==> flow/design.v <==
module IIR(clk, rst, Start, load, DIn, RAddr, data_done, WEN, Yn, WAddr, Finish);
	parameter n = 16;
	parameter m = 20;
	input clk, rst;
	input Start;
	input data_done;
	input [n-1:0]DIn;
	output WEN, load;
	output Finish;
	output [n-1:0]Yn;
	output [m-1:0]RAddr;
	output [m-1:0]WAddr;
	wire control_state;
	control_FSM control(
		.clk(clk), .rst(rst),
		.start(Start), .data_done(data_done), .load(load), .RAddr(RAddr), .state(control_state)
	);
	datapath dp(
		.clk(clk), .rst(rst),
		.command(control_state), .RAddr(RAddr), .DIn(DIn), .WEN(WEN), .Yn(Yn), .WAddr(WAddr), .finish(Finish)
	);
endmodule
module control_FSM(clk, rst, start, data_done, load, RAddr, state);
	parameter m = 20;
	parameter idle = 1'b0;
	parameter read = 1'b1;
	input clk, rst, start, data_done;
	output load, state;
	output [m-1:0]RAddr;
	reg load, state;
	reg [m-1:0]RAddr;
	reg next_load, next_state;
	reg [m-1:0]next_RAddr;
	always@(*) begin
		next_state = idle;
		next_load = 1'b0;
		next_RAddr = 0;
		case(state)
			idle: begin
				next_state = idle;
				next_RAddr = 0;
				next_load = 1'b0;
				if(start) begin
					next_state = read;
					next_RAddr = 0;
					next_load = 1'b1;
				end
			end
			read: begin
				next_state = read;
				next_RAddr = RAddr + 1;
				next_load = 1'b1;
				if(data_done) begin
					next_state = idle;
					next_RAddr = 0;
					next_load = 1'b0;
				end
			end
		endcase
	end
	always@(posedge clk or posedge rst) begin  
		if(rst)begin
			state <= 1'b0;
			load <= 1'b0;
			RAddr <= {m{1'b0}};
		end else begin
			state <= next_state;
			load <= next_load;
			RAddr <= next_RAddr;
		end
	end
endmodule
module datapath(clk, rst, command, RAddr, DIn, WEN, Yn, WAddr, finish);
	parameter idle = 1'b0;
	parameter write = 1'b1;
	parameter n = 16;
	parameter m = 20;
	input clk, rst, command;
	input [m-1:0]RAddr;
	input [n-1:0]DIn;
	output WEN, finish;
	output [n-1:0]Yn;
	output [m-1:0]WAddr;
	reg WEN, finish, state;
	reg [m-1:0]WAddr;
	reg next_WEN, next_finish, next_state;
	reg [m-1:0]next_WAddr;
	reg [n-1:0]x0, x1, x2, x3, x4, x5;
	reg [n-1:0]y0, y1, y2, y3, y4;
	wire [n-1:0]next_x0, next_x1, next_x2, next_x3, next_x4, next_x5;
	wire [n-1:0]next_y0, next_y1, next_y2, next_y3, next_y4;
	wire [n+6:0]a0, a1, a2, a3, a4, a5, b0, a_all;
	wire [n+8:0]b1, b2, b3, b4, b_all;
	wire [n-1:0]DIn_fix = ~command ? {n{1'b0}} : DIn;
	wire [n-1:0]x0_abs, x1_abs, x2_abs, x3_abs, x4_abs, x5_abs;
	wire [n-1:0]y0_abs, y1_abs, y2_abs, y3_abs, y4_abs;
	assign x0_abs = x0[n-1] ? (~x0 + 1) : x0;
	assign x1_abs = x1[n-1] ? (~x1 + 1) : x1;
	assign x2_abs = x2[n-1] ? (~x2 + 1) : x2;
	assign x3_abs = x3[n-1] ? (~x3 + 1) : x3;
	assign x4_abs = x4[n-1] ? (~x4 + 1) : x4;
	assign x5_abs = x5[n-1] ? (~x5 + 1) : x5;
	assign y0_abs = y0[n-1] ? (~y0 + 1) : y0;
	assign y1_abs = y1[n-1] ? (~y1 + 1) : y1;
	assign y2_abs = y2[n-1] ? (~y2 + 1) : y2;
	assign y3_abs = y3[n-1] ? (~y3 + 1) : y3;
	assign y4_abs = y4[n-1] ? (~y4 + 1) : y4;
	assign a_all = (x0[n-1] ? (~a0 + 1) : a0) +
				   (x1[n-1] ? (~a1 + 1) : a1) +
				   (x2[n-1] ? (~a2 + 1) : a2) +
				   (x3[n-1] ? (~a3 + 1) : a3) +
				   (x4[n-1] ? (~a4 + 1) : a4) +
				   (x5[n-1] ? (~a5 + 1) : a5) +
				   (y0[n-1] ? (~b0 + 1) : b0);
	assign b_all = (y1[n-1] ? b1 : (~b1 + 1)) +
				   (y2[n-1] ? (~b2 + 1) : b2) +
				   (y3[n-1] ? b3 : (~b3 + 1)) +
				   (y4[n-1] ? (~b4 + 1) : b4);
	assign Yn = a_all[n+6:7] + {b_all[n+8], b_all[n+5:7]};
	assign a0 = {x0_abs[n-1],
				( {x0_abs[n-2:0], 7'd0} >> 6 )+
				( {x0_abs[n-2:0], 7'd0} >> 9 )+
				( {x0_abs[n-2:0], 7'd0} >> 10)+
				( {x0_abs[n-2:0], 7'd0} >> 11)+
				( {x0_abs[n-2:0], 7'd0} >> 12)+
				( {x0_abs[n-2:0], 7'd0} >> 13) };
	assign a1 = {x1_abs[n-1],
				( {x1_abs[n-2:0], 7'd0} >> 6 )+
				( {x1_abs[n-2:0], 7'd0} >> 8 )+
				( {x1_abs[n-2:0], 7'd0} >> 10)+
				( {x1_abs[n-2:0], 7'd0} >> 11)+
				( {x1_abs[n-2:0], 7'd0} >> 14) };
	assign a2 = {x2_abs[n-1],
				( {x2_abs[n-2:0], 7'd0} >> 5 )+
				( {x2_abs[n-2:0], 7'd0} >> 8 )+
				( {x2_abs[n-2:0], 7'd0} >> 9 )+
				( {x2_abs[n-2:0], 7'd0} >> 11)+
				( {x2_abs[n-2:0], 7'd0} >> 14) };
	assign a3 = {x3_abs[n-1],
				( {x3_abs[n-2:0], 7'd0} >> 5 )+
				( {x3_abs[n-2:0], 7'd0} >> 8 )+
				( {x3_abs[n-2:0], 7'd0} >> 9 )+
				( {x3_abs[n-2:0], 7'd0} >> 11)+
				( {x3_abs[n-2:0], 7'd0} >> 14) };
	assign a4 = {x4_abs[n-1],
				( {x4_abs[n-2:0], 7'd0} >> 6 )+
				( {x4_abs[n-2:0], 7'd0} >> 8 )+
				( {x4_abs[n-2:0], 7'd0} >> 10)+
				( {x4_abs[n-2:0], 7'd0} >> 11)+
				( {x4_abs[n-2:0], 7'd0} >> 14) };
	assign a5 = {x5_abs[n-1],
				( {x5_abs[n-2:0], 7'd0} >> 6 )+
				( {x5_abs[n-2:0], 7'd0} >> 9 )+
				( {x5_abs[n-2:0], 7'd0} >> 10)+
				( {x5_abs[n-2:0], 7'd0} >> 11)+
				( {x5_abs[n-2:0], 7'd0} >> 12)+
				( {x5_abs[n-2:0], 7'd0} >> 13) };
	assign b0 = {y0_abs[n-1],
				( {y0_abs[n-2:0], 7'd0} >> 2 )+
				( {y0_abs[n-2:0], 7'd0} >> 3 )+
				( {y0_abs[n-2:0], 7'd0} >> 8 )+
				( {y0_abs[n-2:0], 7'd0} >> 11)+
				( {y0_abs[n-2:0], 7'd0} >> 13)+
				( {y0_abs[n-2:0], 7'd0} >> 14) };
	assign b1 = {y1_abs[n-1],
				( {2'd0, y1_abs[n-2:0], 7'd0}      )+
				( {2'd0, y1_abs[n-2:0], 7'd0} >> 1 )+
				( {2'd0, y1_abs[n-2:0], 7'd0} >> 3 )+
				( {2'd0, y1_abs[n-2:0], 7'd0} >> 6 )+
				( {2'd0, y1_abs[n-2:0], 7'd0} >> 7 )+
				( {2'd0, y1_abs[n-2:0], 7'd0} >> 8 )+
				( {2'd0, y1_abs[n-2:0], 7'd0} >> 10)+
				( {2'd0, y1_abs[n-2:0], 7'd0} >> 11)+
				( {2'd0, y1_abs[n-2:0], 7'd0} >> 12)+
				( {2'd0, y1_abs[n-2:0], 7'd0} >> 13) };
	assign b2 = {y2_abs[n-1],
				( {2'd0, y2_abs[n-2:0], 7'd0} << 1 )+
				( {2'd0, y2_abs[n-2:0], 7'd0}      )+
				( {2'd0, y2_abs[n-2:0], 7'd0} >> 2 )+
				( {2'd0, y2_abs[n-2:0], 7'd0} >> 4 )+
				( {2'd0, y2_abs[n-2:0], 7'd0} >> 5 )+
				( {2'd0, y2_abs[n-2:0], 7'd0} >> 6 )+
				( {2'd0, y2_abs[n-2:0], 7'd0} >> 7 )+
				( {2'd0, y2_abs[n-2:0], 7'd0} >> 8 ) };
	assign b3 = {y3_abs[n-1],
				( {2'd0, y3_abs[n-2:0], 7'd0} << 2 )+
				( {2'd0, y3_abs[n-2:0], 7'd0} >> 7 )+
				( {2'd0, y3_abs[n-2:0], 7'd0} >> 9 )+
				( {2'd0, y3_abs[n-2:0], 7'd0} >> 10)+
				( {2'd0, y3_abs[n-2:0], 7'd0} >> 12) };
	assign b4 = {y4_abs[n-1],
				( {2'd0, y4_abs[n-2:0], 7'd0} << 1 )+
				( {2'd0, y4_abs[n-2:0], 7'd0} >> 1 )+
				( {2'd0, y4_abs[n-2:0], 7'd0} >> 2 )+
				( {2'd0, y4_abs[n-2:0], 7'd0} >> 7 )+
				( {2'd0, y4_abs[n-2:0], 7'd0} >> 13)+
				( {2'd0, y4_abs[n-2:0], 7'd0} >> 14) };
	assign next_x0 = x1;
	assign next_x1 = x2;
	assign next_x2 = x3;
	assign next_x3 = x4;
	assign next_x4 = x5;
	assign next_x5 = DIn_fix;
	assign next_y0 = y1;
	assign next_y1 = y2;
	assign next_y2 = y3;
	assign next_y3 = y4;
	assign next_y4 = Yn;
	always@(*) begin
		next_state = idle;
		next_WEN = 1'b0;
		next_finish = 1'b0;
		next_WAddr = {m{1'b0}};
		case(state)
			idle: begin
				next_state = idle;
				next_WEN = 1'b0;
				next_finish = 1'b0;
				next_WAddr = {m{1'b0}};
				if(command) begin
					next_state = write;
					next_WEN = 1'b1;
					next_finish = 1'b0;
					next_WAddr = {m{1'b0}};
				end
			end
			write: begin
				next_state = write;
				next_WEN = 1'b1;
				next_finish = 1'b0;
				next_WAddr = RAddr;
				if(~command) begin
					next_state = idle;
					next_WEN = 1'b0;
					next_finish = 1'b1;
					next_WAddr = {m{1'b0}};
				end
			end
		endcase
	end
	always@(posedge clk or posedge rst) begin  
		if(rst)begin
			state <= 1'b0;
			WEN <= 1'b0;
			finish <= 1'b0;
			WAddr <= {m{1'b0}};
			x0 <= {n{1'b0}};
			x1 <= {n{1'b0}};
			x2 <= {n{1'b0}};
			x3 <= {n{1'b0}};
			x4 <= {n{1'b0}};
			x5 <= {n{1'b0}};
			y0 <= {n{1'b0}};
			y1 <= {n{1'b0}};
			y2 <= {n{1'b0}};
			y3 <= {n{1'b0}};
			y4 <= {n{1'b0}};
		end else begin
			state <= next_state;
			WEN <= next_WEN;
			finish <= next_finish;
			WAddr <= next_WAddr;
			x0 <= next_x0;
			x1 <= next_x1;
			x2 <= next_x2;
			x3 <= next_x3;
			x4 <= next_x4;
			x5 <= next_x5;
			y0 <= next_y0;
			y1 <= next_y1;
			y2 <= next_y2;
			y3 <= next_y3;
			y4 <= next_y4;
		end
	end
endmodule
# Reports on IIR
# Module IIR before and after one edit of its RTL, step after step.
# Lines under "orig" count in the file above, lines under "edited" in the edited file.
# "change": "edited" minus "orig" as printed here. "rel_change_pct": 100 x difference / "orig".
# Cell names lack the library's common part.
# A cell with - has no value.
# inputs
top_module	IIR
clk_port	clk
cell_library	sky130hd
corner	tt_025C_1v80

# The edit
# The edit as a unified diff against the file above.
# The edit is scripted: it alters the design's behaviour and was not made to optimise anything.
# begin of diff
@@ -16,8 +16,16 @@
 		.start(Start), .data_done(data_done), .load(load), .RAddr(RAddr), .state(control_state)
 	);
+	wire [m-1:0] WAddr_0, WAddr_1;
+	wire [n-1:0] Yn_0, Yn_1;
+	wire WEN_0, WEN_1;
 	datapath dp(
 		.clk(clk), .rst(rst),
-		.command(control_state), .RAddr(RAddr), .DIn(DIn), .WEN(WEN), .Yn(Yn), .WAddr(WAddr), .finish(Finish)
+		.command(control_state), .RAddr(RAddr), .DIn(DIn), .WEN(WEN_0), .Yn(Yn_0), .WAddr(WAddr_0), .finish(Finish)
 	);
+	datapath dp_twin (.clk(clk), .rst(rst), .command(control_state), .RAddr(~RAddr), .DIn(DIn),
+	    .WEN(WEN_1), .Yn(Yn_1), .WAddr(WAddr_1));
+	assign WAddr = WAddr_0 ^ WAddr_1;
+	assign Yn = Yn_0 ^ Yn_1;
+	assign WEN = WEN_0 ^ WEN_1;
 endmodule
 module control_FSM(clk, rst, start, data_done, load, RAddr, state);
# end of diff

# Elaborated design
# Counts by Yosys on the flattened word-level netlist (proc, flatten, opt, wreduce; memories kept). Register bits leave out memories and registers merged into their read ports (data or address); mux counts leave out enables and synchronous resets folded into registers. Print and check cells are left out. Cells with the same type and inputs are merged into one.
# bits
element	orig	edited	change	rel_change_pct
reg_bits	219	319	100	45.66
latchBits	0	0	0	-
mem_bits_rw	0	0	0	-
rom_bits	0	0	0	-
clocked_rd_ports_x_width	0	0	0	-
memories	0	0	0	-
inputBits	20	20	0	0.00
wordCells	162	238	76	46.91
# op_classes
element	orig	edited	change	rel_change_pct
n_addsub	89	134	45	50.56
n_mul	0	0	0	-
n_div	0	0	0	-
compare	0	0	0	-
equal	0	0	0	-
shifts	0	0	0	-
n_mux	33	45	12	36.36
n_logic	24	37	13	54.17
reduce_and_logical	0	0	0	-
# ops
operator	orig	edited	change	rel_change_pct
16-bit two-way mux	12	17	5	41.67
16-bit by 1-bit adder with 16-bit output (second input constant)	11	16	5	45.45
16-bit NOT	11	16	5	45.45
24-bit by 15-bit adder with 24-bit output	4	8	4	100.00
25-bit by 1-bit adder with 25-bit output (second input constant)	4	8	4	100.00
25-bit two-way mux	4	8	4	100.00
25-bit NOT	4	8	4	100.00
25-bit adder	3	6	3	100.00
24-bit by 10-bit adder with 24-bit output	2	4	2	100.00
24-bit by 12-bit adder with 24-bit output	2	4	2	100.00
24-bit by 14-bit adder with 24-bit output	2	4	2	100.00
24-bit by 16-bit adder with 24-bit output	2	4	2	100.00
24-bit by 20-bit adder with 24-bit output	2	4	2	100.00
24-bit by 9-bit adder with 24-bit output	2	4	2	100.00
22-bit by 11-bit adder with 22-bit output	7	8	1	14.29
23-bit by 1-bit adder with 23-bit output (second input constant)	7	8	1	14.29
23-bit two-way mux	7	8	1	14.29
23-bit NOT	7	8	1	14.29
23-bit adder	6	7	1	16.67
22-bit by 8-bit adder with 22-bit output	5	6	1	20.00
22-bit by 9-bit adder with 22-bit output	3	4	1	33.33
20-bit two-way mux	2	3	1	50.00
20-bit parallel mux with 2-bit select	2	3	1	50.00
16-bit adder	1	2	1	100.00
20-bit by 19-bit adder with 21-bit output	1	2	1	100.00
22-bit by 14-bit adder with 22-bit output	1	2	1	100.00
22-bit by 21-bit adder with 23-bit output	1	2	1	100.00
23-bit by 21-bit adder with 24-bit output	1	2	1	100.00
# Not every row of either side is listed.

# Logic depth
# Longest topological path by Yosys (ltp), each cell counted once; first at word level (registers and memories cut), then after technology mapping (sequential cells cut; the memories' decode and read muxes count).
# logic_depth
element	orig	edited	change	rel_change_pct
depth_word	19	20	1	5.26
ABC_AREA	0	0	-	-
ltp_mapped	54	58	4	7.41

# Mapped cells and area
# Source: synth_stat.txt of the flow (Yosys; design flattened, memories mapped). It holds for the ABC_AREA given above (unset counts as 0); a run with the other value may have another netlist.
# synth_totals
element	orig	edited	change	rel_change_pct
stdcells	4856	7488	2632	54.20
area_um2	44098.5	67393.4	23294.9	52.82
sequential_area_um2	5480.3	7982.7	2502.4	45.66
ffs	219	319	100	45.66
buffers	71	97	26	36.62
# types
cell	orig	edited	change	rel_change_pct
inv_1	668	1116	448	67.07
ha_1	545	879	334	61.28
xnor2_1	459	722	263	57.30
fa_1	523	785	262	50.10
a21oi_1	209	381	172	82.30
xor2_1	193	312	119	61.66
nor2_1	272	388	116	42.65
nand2_1	274	386	112	40.88
dfrtp_1	219	319	100	45.66
o21ai_0	236	319	83	35.17
nor3_1	96	171	75	78.12
nand2b_1	75	120	45	60.00
a21o_1	84	125	41	48.81
o21bai_1	38	76	38	100.00
o31ai_1	63	100	37	58.73
nor2b_1	47	83	36	76.60
nand3_1	58	91	33	56.90
or3_1	78	110	32	41.03
# Not every row of either side is listed.
# By module: a second synthesis without flattening, with its own total; a netlist apart from the flattened one above.
# unflattened
element	orig	edited	change	rel_change_pct
cells_unflattened	4564	9156	4592	100.61
hier_area_um2	42468.2	84539.8	42071.6	99.07
# Each row is one instance without its submodules.
# modules_orig
mod	instances	cells	area_um2	mod_seq_area_um2
datapath	1	4459	41472.3	4954.8
control_FSM	1	105	996.0	525.5
IIR	1	0	0.0	0.0
# modules_edited
mod	instances	cells	area_um2	mod_seq_area_um2
datapath	2	4497	41572.4	4954.8
control_FSM	1	105	996.0	525.5
IIR	1	57	399.1	0.0

# Path before layout
# OpenSTA on the mapped netlist: ideal clock, no wires. The path of least setup slack (recovery checks aside). Input and output delay are each 20% of the period. Register names are those of the netlist, which keeps one name where synthesis merged equal registers.
# synth_path
element	orig	edited	change	rel_change_pct
kind	reg-to-output	reg-to-output	-	-
from	reg dp.x5[5]	reg dp.x0[15]	-	-
to	out Yn[15]	out Yn[15]	-	-
clock_period_ns	16.0	16.0	0.0	0.00
out_delay_ns	3.200	3.200	0.000	0.00
t_first_pin_ns	0.000	0.000	0.000	-
arrival_ns	12.248	12.728	0.480	3.92
required_time_ns	12.800	12.800	0.000	0.00
slack_ns	0.552	0.072	-0.480	-
path_delay_ns	12.248	12.728	0.480	3.92
path_stages	54	53	-1	-1.85
n_path_buf	2	4	2	100.00
period_less_setup_slack_ns	15.448	15.928	0.480	3.11
# "path_delay_ns" is the arrival time less input delay plus setup time.
# At an output port there is no setup time.
# "path_stages": output pins that drive a net of the path, with the launching flip-flop's if there is one; two outputs of one cell count as two.
# "period_less_setup_slack_ns" = period - worst setup slack (recovery checks aside). The figure is calculated, with input and output delays left at 20% of the set period.
# Between the ends stands the longest chain of elaborated cells between them, by number of cells; it is not shown to be the way that was timed. Of several equally long chains one is given.
# A line is the first line of the expression or statement that the cell stems from. Yosys adds cells for indexed reads and writes and turns some case tables into memories.
# synth_between_orig
path_cell_list	dfrtp_1 or4_1 clkbuf_1 o41ai_2 xor2_1 inv_1 buf_2 ha_1 a21o_1 nor3_1 o32a_1 nor2_1 xnor2_1 fa_1 inv_1 fa_1 fa_1 inv_1 (+18 left out) a211o_1 a21o_1 a21boi_0 o21a_1 o21a_1 o21a_1 nor2_1 ha_1 or3_1 o211a_1 o21a_1 o21ai_0 nand2b_1 a21oi_1 xnor2_1 xnor3_1 xnor3_1 xor2_1
elab_chain_len	14
# synth_rtl_orig
element	line	text
from (decl)	88	reg [n-1:0]x0, x1, x2, x3, x4, x5;
from (assign)	252	x5 <= {n{1'b0}};
from (assign)	268	x5 <= next_x5;
16-bit NOT	102	assign x5_abs = x5[n-1] ? (~x5 + 1) : x5;
16-bit by 1-bit adder with 16-bit output	102
16-bit two-way mux	102
16-bit by 13-bit adder with 17-bit output	152	( {x5_abs[n-2:0], 7'd0} >> 6 )+
22-bit by 12-bit adder with 22-bit output	152
22-bit by 11-bit adder with 22-bit output	152
22-bit by 10-bit adder with 22-bit output	152
22-bit by 9-bit adder with 22-bit output	152
23-bit NOT	113	(x5[n-1] ? (~a5 + 1) : a5) +
23-bit by 1-bit adder with 23-bit output	113
23-bit two-way mux	113
23-bit adder x2	108	assign a_all = (x0[n-1] ? (~a0 + 1) : a0) +
16-bit adder	119	assign Yn = a_all[n+6:7] + {b_all[n+8], b_all[n+5:7]};
to (decl)	10	output [n-1:0]Yn;
# synth_between_edited
path_cell_list	dfrtp_1 clkbuf_1 buf_1 clkbuf_1 buf_1 o21ai_0 ha_1 and2_0 a221o_1 and3_1 nor2b_1 xnor2_1 fa_1 inv_1 fa_1 inv_1 fa_1 ha_1 (+17 left out) o21ai_0 o31ai_1 o41ai_1 xnor2_1 ha_1 nand3_1 or4_1 nand4b_1 a21o_1 xor2_1 ha_1 a21oi_1 o21ai_0 xnor2_1 xnor2_1 xnor3_1 xnor3_2 xor2_1
elab_chain_len	17
# synth_rtl_edited
element	line	text
from (decl)	96	reg [n-1:0]x0, x1, x2, x3, x4, x5;
from (assign)	255	x0 <= {n{1'b0}};
from (assign)	271	x0 <= next_x0;
16-bit two-way mux	105	assign x0_abs = x0[n-1] ? (~x0 + 1) : x0;
16-bit by 13-bit adder with 17-bit output	129	( {x0_abs[n-2:0], 7'd0} >> 6 )+
22-bit by 12-bit adder with 22-bit output	129
22-bit by 11-bit adder with 22-bit output	129
22-bit by 10-bit adder with 22-bit output	129
22-bit by 9-bit adder with 22-bit output	129
23-bit NOT	116	assign a_all = (x0[n-1] ? (~a0 + 1) : a0) +
23-bit by 1-bit adder with 23-bit output	116
23-bit two-way mux	116
23-bit adder x6	116
16-bit adder	127	assign Yn = a_all[n+6:7] + {b_all[n+8], b_all[n+5:7]};
16-bit XOR	28	assign Yn = Yn_0 ^ Yn_1;
to (decl)	10	output [n-1:0]Yn;

# Worst path after layout
# Path of least setup slack in the final report of the runs of pair 1 (OpenROAD, finished layout, wires in). Where an end is a register, its clock arrival counts in the times.
# layout_path
element	orig	edited	change	rel_change_pct
kind	reg-to-output	reg-to-output	-	-
from	reg dp.x5[2]	reg dp.x0[1]	-	-
to	out Yn[15]	out Yn[15]	-	-
clock_period_ns	15.8	15.8	0.0	0.00
out_delay_ns	3.16	3.16	0.00	0.00
t_first_pin_ns	0.58	0.62	0.04	6.90
arrival_ns	12.45	12.99	0.54	4.34
required_time_ns	12.64	12.64	0.00	0.00
slack_ns	0.19	-0.35	-0.54	-
path_stages	51	62	11	21.57
n_path_buf	6	15	9	150.00
# Between the ends stands the longest chain of elaborated cells between them, by number of cells; it is not shown to be the way that was timed. Of several equally long chains one is given.
# layout_between_orig
path_cell_list	dfrtp_1 or4_4 buf_4 o41ai_1 xnor2_2 a21oi_1 a22o_4 xor2_2 fa_1 inv_1 fa_1 fa_1 inv_2 ha_4 buf_4 o21ai_1 nand2b_1 a21boi_2 (+15 left out) a21boi_4 o21a_1 o21a_1 o21a_1 buf_6 o21a_1 nor2_1 xnor2_1 ha_1 o21a_1 o21ai_1 nand2b_1 a21oi_2 xnor2_1 xnor3_1 xnor3_2 xor2_4 buf_2
elab_chain_len	14
# layout_rtl_orig
element	line	text
from (decl)	88	reg [n-1:0]x0, x1, x2, x3, x4, x5;
from (assign)	252	x5 <= {n{1'b0}};
from (assign)	268	x5 <= next_x5;
16-bit NOT	102	assign x5_abs = x5[n-1] ? (~x5 + 1) : x5;
16-bit by 1-bit adder with 16-bit output	102
16-bit two-way mux	102
16-bit by 13-bit adder with 17-bit output	152	( {x5_abs[n-2:0], 7'd0} >> 6 )+
22-bit by 12-bit adder with 22-bit output	152
22-bit by 11-bit adder with 22-bit output	152
22-bit by 10-bit adder with 22-bit output	152
22-bit by 9-bit adder with 22-bit output	152
23-bit NOT	113	(x5[n-1] ? (~a5 + 1) : a5) +
23-bit by 1-bit adder with 23-bit output	113
23-bit two-way mux	113
23-bit adder x2	108	assign a_all = (x0[n-1] ? (~a0 + 1) : a0) +
16-bit adder	119	assign Yn = a_all[n+6:7] + {b_all[n+8], b_all[n+5:7]};
to (decl)	10	output [n-1:0]Yn;
# layout_between_edited
path_cell_list	dfrtp_1 buf_6 or3_4 nand2_4 xnor2_2 ha_2 fa_2 a21oi_2 maj3_2 o31a_1 buf_6 xor2_4 fa_1 fa_1 fa_1 inv_2 ha_4 nor3_4 (+26 left out) o41ai_4 xnor2_1 buf_4 ha_4 nand3_1 or4_4 nand4b_1 a21o_1 xor2_1 ha_1 a21oi_2 o21ai_2 xnor2_1 xnor2_1 xnor3_1 xnor3_2 xor2_4 buf_6
elab_chain_len	19
# layout_rtl_edited
element	line	text
from (decl)	96	reg [n-1:0]x0, x1, x2, x3, x4, x5;
from (assign)	255	x0 <= {n{1'b0}};
from (assign)	271	x0 <= next_x0;
16-bit NOT	105	assign x0_abs = x0[n-1] ? (~x0 + 1) : x0;
16-bit by 1-bit adder with 16-bit output	105
16-bit two-way mux	105
16-bit by 13-bit adder with 17-bit output	129	( {x0_abs[n-2:0], 7'd0} >> 6 )+
22-bit by 12-bit adder with 22-bit output	129
22-bit by 11-bit adder with 22-bit output	129
22-bit by 10-bit adder with 22-bit output	129
22-bit by 9-bit adder with 22-bit output	129
23-bit NOT	116	assign a_all = (x0[n-1] ? (~a0 + 1) : a0) +
23-bit by 1-bit adder with 23-bit output	116
23-bit two-way mux	116
23-bit adder x6	116
16-bit adder	127	assign Yn = a_all[n+6:7] + {b_all[n+8], b_all[n+5:7]};
16-bit XOR	28	assign Yn = Yn_0 ^ Yn_1;
to (decl)	10	output [n-1:0]Yn;

# Flow runs
# Both versions went through the flow (Yosys, OpenROAD) with the same settings in each pair. Constraints: input delay and output delay 20% of the set period each, output load 0.01 pF.
# settings_pair_1
period_ns	15.8
CAP_MARGIN	20
CORE_MARGIN	2
CORE_UTILIZATION	40
SLEW_MARGIN	20
# measured_pair_1
element	orig	edited	change	rel_change_pct
synthArea_um2	44098.5	67393.4	23294.9	52.82
final_die_area_um2	112920.0	171781.0	58861.0	52.13
final_util_pct	46.7	48.4	1.7	-
timing.setup.ws_ns	0.188	-0.352	-0.540	-
holdWs_ns	0.417	0.379	-0.038	-
# settings_pair_2
CAP_MARGIN	40
CELL_PAD_IN_SITES_DETAIL_PLACEMENT	0
CORE_ASPECT_RATIO	1.21
CORE_UTILIZATION	46
GPL_ROUTABILITY_DRIVEN	0
MIN_ROUTING_LAYER	met1
PLACE_DENSITY_LB_ADDON	0.04
TNS_END_PERCENT	35
period_ns	9.18
CORE_MARGIN	2
SLEW_MARGIN	20
# measured_pair_2
element	orig	edited	change	rel_change_pct
synthArea_um2	44098.5	67393.4	23294.9	52.82
final_die_area_um2	98370.4	149599.0	51228.6	52.08
final_util_pct	64.5	65.5	1.0	-
timing.setup.ws_ns	-5.192	-5.442	-0.250	-
holdWs_ns	0.404	0.426	0.022	-
